==> flow/design.v <==
`timescale 1ns / 1ns
module alu_top(clk, a, b, s, result, zero);
input clk;
input [15:0] a, b;
input [3:0] s;
output reg [15:0] result;
output reg zero;
reg [15:0] a_q, b_q;
reg [3:0] s_q;
wire [15:0] alu_result;
wire alu_zero;
always @(posedge clk) begin
    a_q <= a;
    b_q <= b;
    s_q <= s;
    result <= alu_result;
    zero <= alu_zero;
end
alu u_alu(.a(a_q), .b(b_q), .s(s_q), .result(alu_result), .zero_detection(alu_zero));
endmodule

`timescale 1ns / 1ns
module three_to_one_mux(d0,d1,d2,s,y);
input [15:0] d0, d1, d2;
input [1:0] s;
output [15:0] y;
reg [15:0] y;
always@(d0 or d1 or d2 or s)
begin
case(s)
      2'b00  : y = d0;
      2'b01  : y = d1;
      2'b10  : y = d2;
      default : y = d0; 
endcase
end
endmodule
module rotate_right(n, value, result);
	input [15:0] n, value;
	output reg [15:0] result;
	reg [15:0] temp, temp2;
	always@(*)
	begin
		temp = 16'd0;
		temp2 = 16'd0;
		case(n[3:0])
			0:
				begin
				result = value;
				end
			1:
				begin
				temp = { {15 - 1 + 1{1'b0}}, value[1 - 1: 0] };
				temp2 = value >> 1;
				result = {temp[1 - 1: 0] , temp2[15 - 1: 0]};
				end
			2:
				begin
				temp = { {15 - 2 + 1{1'b0}}, value[2 - 1: 0] };
				temp2 = value >> 2;
				result = {temp[2 - 1: 0] , temp2[15 - 2: 0]};
				end
			3:
				begin
				temp = { {15 - 3 + 1{1'b0}}, value[3 - 1: 0] };
				temp2 = value >> 3;
				result = {temp[3 - 1: 0] , temp2[15 - 3: 0]};
				end
			4:
				begin
				temp = { {15 - 4 + 1{1'b0}}, value[4 - 1: 0] };
				temp2 = value >> 4;
				result = {temp[4 - 1: 0] , temp2[15 - 4: 0]};
				end
			5:
				begin
				temp = { {15 - 5 + 1{1'b0}}, value[5 - 1: 0] };
				temp2 = value >> 5;
				result = {temp[5 - 1: 0] , temp2[15 - 5: 0]};
				end
			6:
				begin
				temp = { {15 - 6 + 1{1'b0}}, value[6 - 1: 0] };
				temp2 = value >> 6;
				result = {temp[6 - 1: 0] , temp2[15 - 6: 0]};
				end
			7:
				begin
				temp = { {15 - 7 + 1{1'b0}}, value[7 - 1: 0] };
				temp2 = value >> 7;
				result = {temp[7 - 1: 0] , temp2[15 - 7: 0]};
				end
			8:
				begin
				temp = { {15 - 8 + 1{1'b0}}, value[8 - 1: 0] };
				temp2 = value >> 8;
				result = {temp[8 - 1: 0] , temp2[15 - 8: 0]};
				end
			9:
				begin
				temp = { {15 - 9 + 1{1'b0}}, value[9 - 1: 0] };
				temp2 = value >> 9;
				result = {temp[9 - 1: 0] , temp2[15 - 9: 0]};
				end
			10:
				begin
				temp = { {15 - 10 + 1{1'b0}}, value[10 - 1: 0] };
				temp2 = value >> 10;
				result = {temp[10 - 1: 0] , temp2[15 - 10: 0]};
				end
			11:
				begin
				temp = { {15 - 11 + 1{1'b0}}, value[11 - 1: 0] };
				temp2 = value >> 11;
				result = {temp[11 - 1: 0] , temp2[15 - 11: 0]};
				end
			12:
				begin
				temp = { {15 - 12 + 1{1'b0}}, value[12 - 1: 0] };
				temp2 = value >> 12;
				result = {temp[12 - 1: 0] , temp2[15 - 12: 0]};
				end
			13:
				begin
				temp = { {15 - 13 + 1{1'b0}}, value[13 - 1: 0] };
				temp2 = value >> 13;
				result = {temp[13 - 1: 0] , temp2[15 - 13: 0]};
				end
			14:
				begin
				temp = { {15 - 14 + 1{1'b0}}, value[14 - 1: 0] };
				temp2 = value >> 14;
				result = {temp[14 - 1: 0] , temp2[15 - 14: 0]};
				end
			15:
				begin
				temp = { {15 - 15 + 1{1'b0}}, value[15 - 1: 0] };
				temp2 = value >> 15;
				result = {temp[15 - 1: 0] , temp2[15 - 15: 0]};
				end
		endcase
	end
endmodule
module rotate_left(n, value, result);
	input [15:0] n, value;
	output reg [15:0] result;
	reg [15:0] temp, temp2;
	always@(*)
	begin
		temp = 16'd0;
		temp2 = 16'd0;
		case(n[3:0])
			0:
				begin
				result = value;
				end
			1:
				begin
				temp = { {15 - 1 + 1{1'b0}}, value[15:15 - 1 + 1] };
				temp2 = value << 1;
				result = {temp2[15:1] , temp[1 - 1:0]};
				end
			2:
				begin
				temp = { {15 - 2 + 1{1'b0}}, value[15:15 - 2 + 1] };
				temp2 = value << 2;
				result = {temp2[15:2] , temp[2 - 1:0]};
				end
			3:
				begin
				temp = { {15 - 3 + 1{1'b0}}, value[15:15 - 3 + 1] };
				temp2 = value << 3;
				result = {temp2[15:3] , temp[3 - 1:0]};
				end
			4:
				begin
				temp = { {15 - 4 + 1{1'b0}}, value[15:15 - 4 + 1] };
				temp2 = value << 4;
				result = {temp2[15:4] , temp[4 - 1:0]};
				end
			5:
				begin
				temp = { {15 - 5 + 1{1'b0}}, value[15:15 - 5 + 1] };
				temp2 = value << 5;
				result = {temp2[15:5] , temp[5 - 1:0]};
				end
			6:
				begin
				temp = { {15 - 6 + 1{1'b0}}, value[15:15 - 6 + 1] };
				temp2 = value << 6;
				result = {temp2[15:6] , temp[6 - 1:0]};
				end
			7:
				begin
				temp = { {15 - 7 + 1{1'b0}}, value[15:15 - 7 + 1] };
				temp2 = value << 7;
				result = {temp2[15:7] , temp[7 - 1:0]};
				end
			8:
				begin
				temp = { {15 - 8 + 1{1'b0}}, value[15:15 - 8 + 1] };
				temp2 = value << 8;
				result = {temp2[15:8] , temp[8 - 1:0]};
				end
			9:
				begin
				temp = { {15 - 9 + 1{1'b0}}, value[15:15 - 9 + 1] };
				temp2 = value << 9;
				result = {temp2[15:9] , temp[9 - 1:0]};
				end
			10:
				begin
				temp = { {15 - 10 + 1{1'b0}}, value[15:15 - 10 + 1] };
				temp2 = value << 10;
				result = {temp2[15:10] , temp[10 - 1:0]};
				end
			11:
				begin
				temp = { {15 - 11 + 1{1'b0}}, value[15:15 - 11 + 1] };
				temp2 = value << 11;
				result = {temp2[15:11] , temp[11 - 1:0]};
				end
			12:
				begin
				temp = { {15 - 12 + 1{1'b0}}, value[15:15 - 12 + 1] };
				temp2 = value << 12;
				result = {temp2[15:12] , temp[12 - 1:0]};
				end
			13:
				begin
				temp = { {15 - 13 + 1{1'b0}}, value[15:15 - 13 + 1] };
				temp2 = value << 13;
				result = {temp2[15:13] , temp[13 - 1:0]};
				end
			14:
				begin
				temp = { {15 - 14 + 1{1'b0}}, value[15:15 - 14 + 1] };
				temp2 = value << 14;
				result = {temp2[15:14] , temp[14 - 1:0]};
				end
			15:
				begin
				temp = { {15 - 15 + 1{1'b0}}, value[15:15 - 15 + 1] };
				temp2 = value << 15;
				result = {temp2[15:15] , temp[15 - 1:0]};
				end
		endcase
	end
endmodule
`timescale 1ns / 1ns
module alu(a,b,s,result,zero_detection);
input [15:0] a, b;
input [3:0] s;
output [15:0] result;
output reg zero_detection;
wire [15:0] rol_result, ror_result;
reg [15:0] other_result;
reg [1:0] mux_select;
wire [15:0] temp_result;
rotate_left rl1(.n(a), .value(b), .result(rol_result));
rotate_right rr1(.n(a), .value(b), .result(ror_result));
three_to_one_mux mux_1(.d0(rol_result),.d1(ror_result),.d2(other_result),.s(mux_select),.y(temp_result));
always@(*)
begin
 other_result = 16'd0;
 mux_select = 2'h2;
 case(s)
      4'b1111: begin other_result = a + b; mux_select = 3'h2;end   
      4'b1110: begin other_result = a - b; mux_select = 3'h2;end  
      4'b1101: begin other_result = a & b; mux_select = 3'h2;end 
      4'b1100: begin other_result = a | b; mux_select = 3'h2;end 
      4'b0001: begin other_result = a * b; mux_select = 3'h2;end
      4'b1100: begin other_result = a / b; mux_select = 3'h2;end
      4'b1010: begin other_result = a<<b; mux_select = 3'h2;end
      4'b1011: begin other_result = a>>b; mux_select = 3'h2;end
      4'b1000:    begin 
                  if (a < b) 
                        begin 
                              other_result = 16'd1; 
                              mux_select = 3'h2; 
                        end
                  else
                        begin
                              other_result = 0;
                              mux_select = 3'h2; 
                        end
                  end 
      4'b1001:    begin 
                  if(a > b) 
                        begin
                              other_result = 16'd1; 
                              mux_select = 3'h2;
                        end
                  else
                        begin
                              other_result = 0;
                              mux_select = 3'h2; 
                        end
                  end
      4'b1001: begin mux_select = 3'h0;end
      4'b1010: begin mux_select = 3'h1; end
      default: ;
endcase      
end 
always@(*)
begin
if(result == 0)
      zero_detection = 1;
else
      zero_detection = 0;
end 
assign result = temp_result;
endmodule
Subject: tool reports on alu_top

Hi,

Reports on alu_top --
Each step is given for the RTL above and for the edited RTL. "before" refers to lines of the RTL above, "after" to lines of the edited file. "difference": "after" minus "before" as printed here. "relative change": 100 x difference / "before". Library cell names are shortened. The mark - stands for no value.
Design: top alu_top, clock input clk, cell library sky130hd, timing corner tt_025C_1v80

Edit of the RTL --
The edit as a unified diff against the file above. A script made this edit. It changes what the design does and was not meant as an optimisation.
begin of diff
@@ -19,5 +19,4 @@
 alu u_alu(.a(a_q), .b(b_q), .s(s_q), .result(alu_result), .zero_detection(alu_zero));
 endmodule
-
 `timescale 1ns / 1ns
 module three_to_one_mux(d0,d1,d2,s,y);
@@ -267,5 +266,4 @@
  case(s)
       4'b1111: begin other_result = a + b; mux_select = 3'h2;end   
-      4'b1110: begin other_result = a - b; mux_select = 3'h2;end  
       4'b1101: begin other_result = a & b; mux_select = 3'h2;end 
       4'b1100: begin other_result = a | b; mux_select = 3'h2;end 
end of diff

Elaborated design --
Counts by Yosys on the flattened word-level netlist (proc, flatten, opt, wreduce; memories kept). Register bits leave out memories and registers merged into their read ports (data or address); mux counts leave out enables and synchronous resets folded into registers. Print and check cells are left out. Cells with the same type and inputs are merged into one.
Cells by class:
- reduce/logical cells | before 1, after 1, difference 0, relative change 0.00%
- $mul | before 1, after 1, difference 0, relative change 0.00%
- add/sub/neg operators | before 2, after 1, difference -1, relative change -50.00%
- mux-type cells | before 4, after 4, difference 0, relative change 0.00%
- bitwise logic cells | before 2, after 2, difference 0, relative change 0.00%
- eq/ne operators | before 9, after 8, difference -1, relative change -11.11%
- shift operators | before 2, after 2, difference 0, relative change 0.00%
- magnitude comparators | before 2, after 2, difference 0, relative change 0.00%
Operator list:
- 4-bit equality test (second input constant) | before 8, after 7, difference -1, relative change -12.50%
- 16-bit case mux with 9-bit select | before 1, after 0, difference -1, relative change -100.00%
- 16-bit subtractor | before 1, after 0, difference -1, relative change -100.00%
- 16-bit case mux with 8-bit select | before 0, after 1, difference +1
Operator kinds equal on both sides are left out: 11.
Storage and ports:
- cells after elaboration | before 28, after 26, difference -2, relative change -7.14%
- input port bits | before 37, after 37, difference 0, relative change 0.00%
- bits in registers | before 53, after 53, difference 0, relative change 0.00%
- output and inout port bits | before 17, after 17, difference 0, relative change 0.00%

Logic depth --
Yosys ltp: most cells in a row. Word level: on the elaborated netlist, between registers, memories and ports. Mapped: between sequential cells and ports; inverters and the memories' decode and read muxes count.
Depth:
- depth after elaboration | before 5, after 5, difference 0, relative change 0.00%
- ABC_AREA | before 0, after 0
- mapped depth | before 26, after 25, difference -1, relative change -3.85%
- gate-level depth less buffers | before 23, after 22, difference -1, relative change -4.35%

Netlist --
The flow's flattened synthesis, as Yosys stat reports it; memories are mapped. The netlist is that of the ABC_AREA named above (0 if unset); the other value can give another one.
Synthesis totals:
- cells in the netlist | before 1092, after 969, difference -123, relative change -11.26%
- flip-flops | before 53, after 53, difference 0, relative change 0.00%
- sequential area (µm²) | before 1061.0, after 1061.0, difference 0.0, relative change 0.00%
- chip area (Yosys) (µm²) | before 8812.2, after 8245.4, difference -566.8, relative change -6.43%
- buffer cells | before 63, after 52, difference -11, relative change -17.46%
Cell types:
- a21oi_1 | before 59, after 37, difference -22, relative change -37.29%
- nor2_1 | before 119, after 102, difference -17, relative change -14.29%
- nand2_1 | before 111, after 95, difference -16, relative change -14.41%
- clkbuf_1 | before 47, after 38, difference -9, relative change -19.15%
- or4_1 | before 12, after 5, difference -7, relative change -58.33%
- mux2i_1 | before 16, after 10, difference -6, relative change -37.50%
- nand3_1 | before 15, after 9, difference -6, relative change -40.00%
- mux4_2 | before 13, after 19, difference +6, relative change +46.15%
- buf_1 | before 8, after 2, difference -6, relative change -75.00%
- inv_1 | before 155, after 150, difference -5, relative change -3.23%
- nor3_1 | before 19, after 14, difference -5, relative change -26.32%
- a31oi_1 | before 11, after 6, difference -5, relative change -45.45%
- buf_2 | before 3, after 8, difference +5, relative change +166.67%
- o21ai_0 | before 37, after 33, difference -4, relative change -10.81%
- o221ai_1 | before 9, after 5, difference -4, relative change -44.44%
- o21a_1 | before 7, after 3, difference -4, relative change -57.14%
- or3_1 | before 6, after 2, difference -4, relative change -66.67%
- a221oi_1 | before 8, after 5, difference -3, relative change -37.50%
Cell types equal on both sides are left out: 12. Not every row of either side is listed. The figures by module come from a second, unflattened synthesis with its own total; it is not the netlist above.
Unflattened totals:
- cell total of the unflattened synthesis | before 1892, after 1818, difference -74, relative change -3.91%
- area total of the unflattened synthesis (µm²) | before 13619.3, after 13316.5, difference -302.8, relative change -2.22%
Rows give one instance, submodules left out.
Modules, before:
- alu | sequential area 0.0 µm², area 7354.6 µm², cells 1003, instances 1
- rotate_left | sequential area 0.0 µm², area 2481.1 µm², cells 393, instances 1
- rotate_right | sequential area 0.0 µm², area 2303.5 µm², cells 384, instances 1
- alu_top | sequential area 1061.0 µm², area 1061.0 µm², cells 53, instances 1
- three_to_one_mux | sequential area 0.0 µm², area 419.2 µm², cells 59, instances 1
Modules, after:
- alu | sequential area 0.0 µm², area 7051.8 µm², cells 929, instances 1
- rotate_left | sequential area 0.0 µm², area 2481.1 µm², cells 393, instances 1
- rotate_right | sequential area 0.0 µm², area 2303.5 µm², cells 384, instances 1
- alu_top | sequential area 1061.0 µm², area 1061.0 µm², cells 53, instances 1
- three_to_one_mux | sequential area 0.0 µm², area 419.2 µm², cells 59, instances 1

Timing after synthesis --
OpenSTA on the mapped netlist: ideal clock, no wires. The path of least setup slack (recovery checks aside). Input and output delay are each 20% of the period. Register names are those of the netlist, which keeps one name where synthesis merged equal registers.
Timing path after synthesis:
- kind | before register to register, after register to register
- start | before register b_q[1], after register b_q[1]
- end | before register zero, after register zero
- path delay (ns) | before 6.906, after 6.730, difference -0.176, relative change -2.55%
- arrival (ns) | before 6.841, after 6.642, difference -0.199, relative change -2.91%
- setup slack (ns) | before 1.095, after 1.270, difference +0.175
- required time (ns) | before 7.935, after 7.912, difference -0.023, relative change -0.29%
- setup time (ns) | before 0.065, after 0.088, difference +0.023
- path buffers | before 4, after 5, difference +1, relative change +25.00%
- time at the first pin (ns) | before 0.000, after 0.000, difference 0.000
- clock period (ns) | before 8.0, after 8.0, difference 0.0, relative change 0.00%
- driving pins on the path | before 26, after 25, difference -1, relative change -3.85%
- period reached after synthesis (ns) | before 6.905, after 6.73, difference -0.175, relative change -2.53%
"path delay" is the arrival time less input delay plus setup time. "driving pins on the path": output pins that drive a net of the path, with the launching flip-flop's if there is one; two outputs of one cell count as two. "period reached after synthesis" is the clock period less the worst setup slack; recovery checks do not enter. This is arithmetic on one report: input and output delays are still those of the set period (20% each). The rows between start and end are the longest chain of elaborated cells between them; the timing report does not say that the signal goes this way. Where chains are equally long, one stands for them. A line is the first line of the expression or statement that the cell stems from. Yosys adds cells for indexed reads and writes and turns some case tables into memories.
On the way, after synthesis, before: cell sequence dfxtp_1 -> buf_2 -> buf_1 -> buf_1 -> clkbuf_1 -> nand2_1 -> fa_1 -> fa_1 -> inv_1 -> ha_1 -> fa_1 -> ha_1 -> inv_1 -> fa_1 -> inv_1 -> ha_1 -> and2_1 -> o21ai_0 -> nand2_1 -> o41ai_1 -> xor2_1 -> o211ai_1 -> or4_1 -> or4_1 -> or4_1 -> nor2_1, cells in the longest elaborated chain 5, elaborated cells between the ends (all ways) 14, source lines of those cells 11, those cells by class add/sub (2); mul (1); compare (2); shift (2); mux (4); logic (2); reduce/logical (1)
Ends and longest elaborated chain, after synthesis, before:
- from (decl) | line 8 | reg [15:0] a_q, b_q;
- from (assign) | line 14 | b_q <= b;
- 16-bit greater-than comparator | line 289 | if(a > b)
- 1-bit two-way mux | line 289
- 16-bit case mux with 9-bit select | line 267 | case(s)
- 16-bit logical NOT | line 307 | if(result == 0)
- 1-bit two-way mux | line 307
- to (assign) | line 17 | zero <= alu_zero;
- to (decl) | line 7 | output reg zero;
On the way, after synthesis, after: cell sequence dfxtp_1 -> buf_6 -> buf_2 -> buf_2 -> buf_2 -> buf_2 -> nand2_1 -> fa_1 -> fa_1 -> fa_1 -> fa_1 -> inv_1 -> fa_1 -> inv_1 -> fa_1 -> inv_1 -> ha_1 -> o2111a_1 -> o31ai_1 -> o21ai_0 -> xor2_1 -> a221oi_1 -> or3b_2 -> or4_1 -> nor4_2, cells in the longest elaborated chain 5, elaborated cells between the ends (all ways) 13, source lines of those cells 10, those cells by class add/sub (1); mul (1); compare (2); shift (2); mux (4); logic (2); reduce/logical (1)
Ends and longest elaborated chain, after synthesis, after:
- from (decl) | line 8 | reg [15:0] a_q, b_q;
- from (assign) | line 14 | b_q <= b;
- 16-bit greater-than comparator | line 287 | if(a > b)
- 1-bit two-way mux | line 287
- 16-bit case mux with 8-bit select | line 266 | case(s)
- 16-bit logical NOT | line 305 | if(result == 0)
- 1-bit two-way mux | line 305
- to (assign) | line 17 | zero <= alu_zero;
- to (decl) | line 7 | output reg zero;

Path in the finished layout --
Path of least setup slack in the final report of each run of set A (OpenROAD, finished layout, wires in). Where an end is a register, its clock arrival counts in the times.
Timing path post-layout:
- kind | before register to register, after register to register
- start | before register a_q[6], after register b_q[5]
- end | before register zero, after register zero
- setup time (ns) | before 0.06, after 0.09, difference +0.03
- time at the first pin (ns) | before 0.31, after 0.30, difference -0.01, relative change -3.23%
- path buffers | before 0, after 0, difference 0
- clock period (ns) | before 7.29, after 7.29, difference 0.00, relative change 0.00%
- arrival (ns) | before 6.84, after 7.06, difference +0.22, relative change +3.22%
- driving pins on the path | before 21, after 22, difference +1, relative change +4.76%
- setup slack (ns) | before 0.70, after 0.45, difference -0.25
- required time (ns) | before 7.54, after 7.51, difference -0.03, relative change -0.40%
The rows between start and end are the longest chain of elaborated cells between them; the timing report does not say that the signal goes this way. Where chains are equally long, one stands for them.
On the way, post-layout, before: cell sequence dfxtp_1 -> inv_1 -> nor2_1 -> fa_1 -> fa_1 -> ha_1 -> fa_1 -> inv_1 -> fa_1 -> fa_1 -> inv_1 -> ha_1 -> o2111ai_1 -> nand2_1 -> o41ai_1 -> xor2_1 -> o211ai_1 -> or4_1 -> or4_1 -> or4_1 -> nor2_1, cells in the longest elaborated chain 5, elaborated cells between the ends (all ways) 14, source lines of those cells 11, those cells by class add/sub (2); mul (1); compare (2); shift (2); mux (4); logic (2); reduce/logical (1)
Ends and longest elaborated chain, post-layout, before:
- from (decl) | line 8 | reg [15:0] a_q, b_q;
- from (assign) | line 13 | a_q <= a;
- 16-bit greater-than comparator | line 289 | if(a > b)
- 1-bit two-way mux | line 289
- 16-bit case mux with 9-bit select | line 267 | case(s)
- 16-bit logical NOT | line 307 | if(result == 0)
- 1-bit two-way mux | line 307
- to (assign) | line 17 | zero <= alu_zero;
- to (decl) | line 7 | output reg zero;
On the way, post-layout, after: cell sequence dfxtp_1 -> clkinv_1 -> nor2_1 -> fa_1 -> inv_1 -> fa_1 -> fa_1 -> fa_1 -> inv_1 -> fa_1 -> inv_1 -> fa_1 -> inv_1 -> ha_1 -> o2111a_1 -> o31ai_1 -> o21ai_0 -> xor2_1 -> a221oi_1 -> or3b_2 -> or4_1 -> nor4_2, cells in the longest elaborated chain 5, elaborated cells between the ends (all ways) 13, source lines of those cells 10, those cells by class add/sub (1); mul (1); compare (2); shift (2); mux (4); logic (2); reduce/logical (1)
Ends and longest elaborated chain, post-layout, after:
- from (decl) | line 8 | reg [15:0] a_q, b_q;
- from (assign) | line 14 | b_q <= b;
- 16-bit greater-than comparator | line 287 | if(a > b)
- 1-bit two-way mux | line 287
- 16-bit case mux with 8-bit select | line 266 | case(s)
- 16-bit logical NOT | line 305 | if(result == 0)
- 1-bit two-way mux | line 305
- to (assign) | line 17 | zero <= alu_zero;
- to (decl) | line 7 | output reg zero;

Measured runs --
Both versions went through the flow (Yosys, OpenROAD) with the same settings in each pair. Constraints: input delay and output delay 20% of the set period each, output load 0.01 pF.
Flow settings, set A: period_ns 7.29, CAP_MARGIN 20, CORE_MARGIN 2, CORE_UTILIZATION 40, SLEW_MARGIN 20
Final reports, set A:
- worst hold slack in the final report (ns) | before 0.811, after 0.727, difference -0.084
- synthesis area (µm²) | before 8812.2, after 8245.4, difference -566.8, relative change -6.43%
- utilization after routing (%) | before 44.9, after 45.7, difference +0.8
- total power of the final layout (W) | before 0.002609, after 0.002433, difference -0.000176, relative change -6.75%
- lowest setup slack (ns) | before 0.701, after 0.446, difference -0.255
- standard-cell area after routing (µm²) | before 9776.9, after 9240.1, difference -536.8, relative change -5.49%
- achieved period (ns) | before 6.589, after 6.844, difference +0.255, relative change +3.87%
- area inside the die boundary (µm²) | before 23233.4, after 21778.4, difference -1455.0, relative change -6.26%
- final setup TNS (ns) | before 0.000, after 0.000, difference 0.000
Flow settings, set B: CELL_PAD_IN_SITES_DETAIL_PLACEMENT 1, CORE_UTILIZATION 36, CTS_CLUSTER_DIAMETER 56, MAX_ROUTING_LAYER met4, PLACE_DENSITY_LB_ADDON 0.22, SETUP_SLACK_MARGIN 3.09, TNS_END_PERCENT 20, period_ns 11.2, CAP_MARGIN 20, CORE_MARGIN 2, SLEW_MARGIN 20
Final reports, set B:
- worst hold slack in the final report (ns) | before 0.761, after 0.761, difference 0.000
- synthesis area (µm²) | before 8812.2, after 8245.4, difference -566.8, relative change -6.43%
- utilization after routing (%) | before 40.3, after 40.6, difference +0.3
- total power of the final layout (W) | before 0.001736, after 0.001594, difference -0.000142, relative change -8.18%
- lowest setup slack (ns) | before 3.803, after 3.716, difference -0.087
- standard-cell area after routing (µm²) | before 9753.1, after 9173.8, difference -579.3, relative change -5.94%
- achieved period (ns) | before 7.397, after 7.484, difference +0.087, relative change +1.18%
- area inside the die boundary (µm²) | before 25745.8, after 24130.5, difference -1615.3, relative change -6.27%
- final setup TNS (ns) | before 0.000, after 0.000, difference 0.000
"achieved period" = clock period - worst setup slack. The figure is calculated, with input and output delays left at 20% of the set period. By "total power of the final layout" is meant OpenSTA's value without simulated activity: inputs other than the clock are taken to toggle once in ten clock periods, and the tool carries that through the logic.

Regards
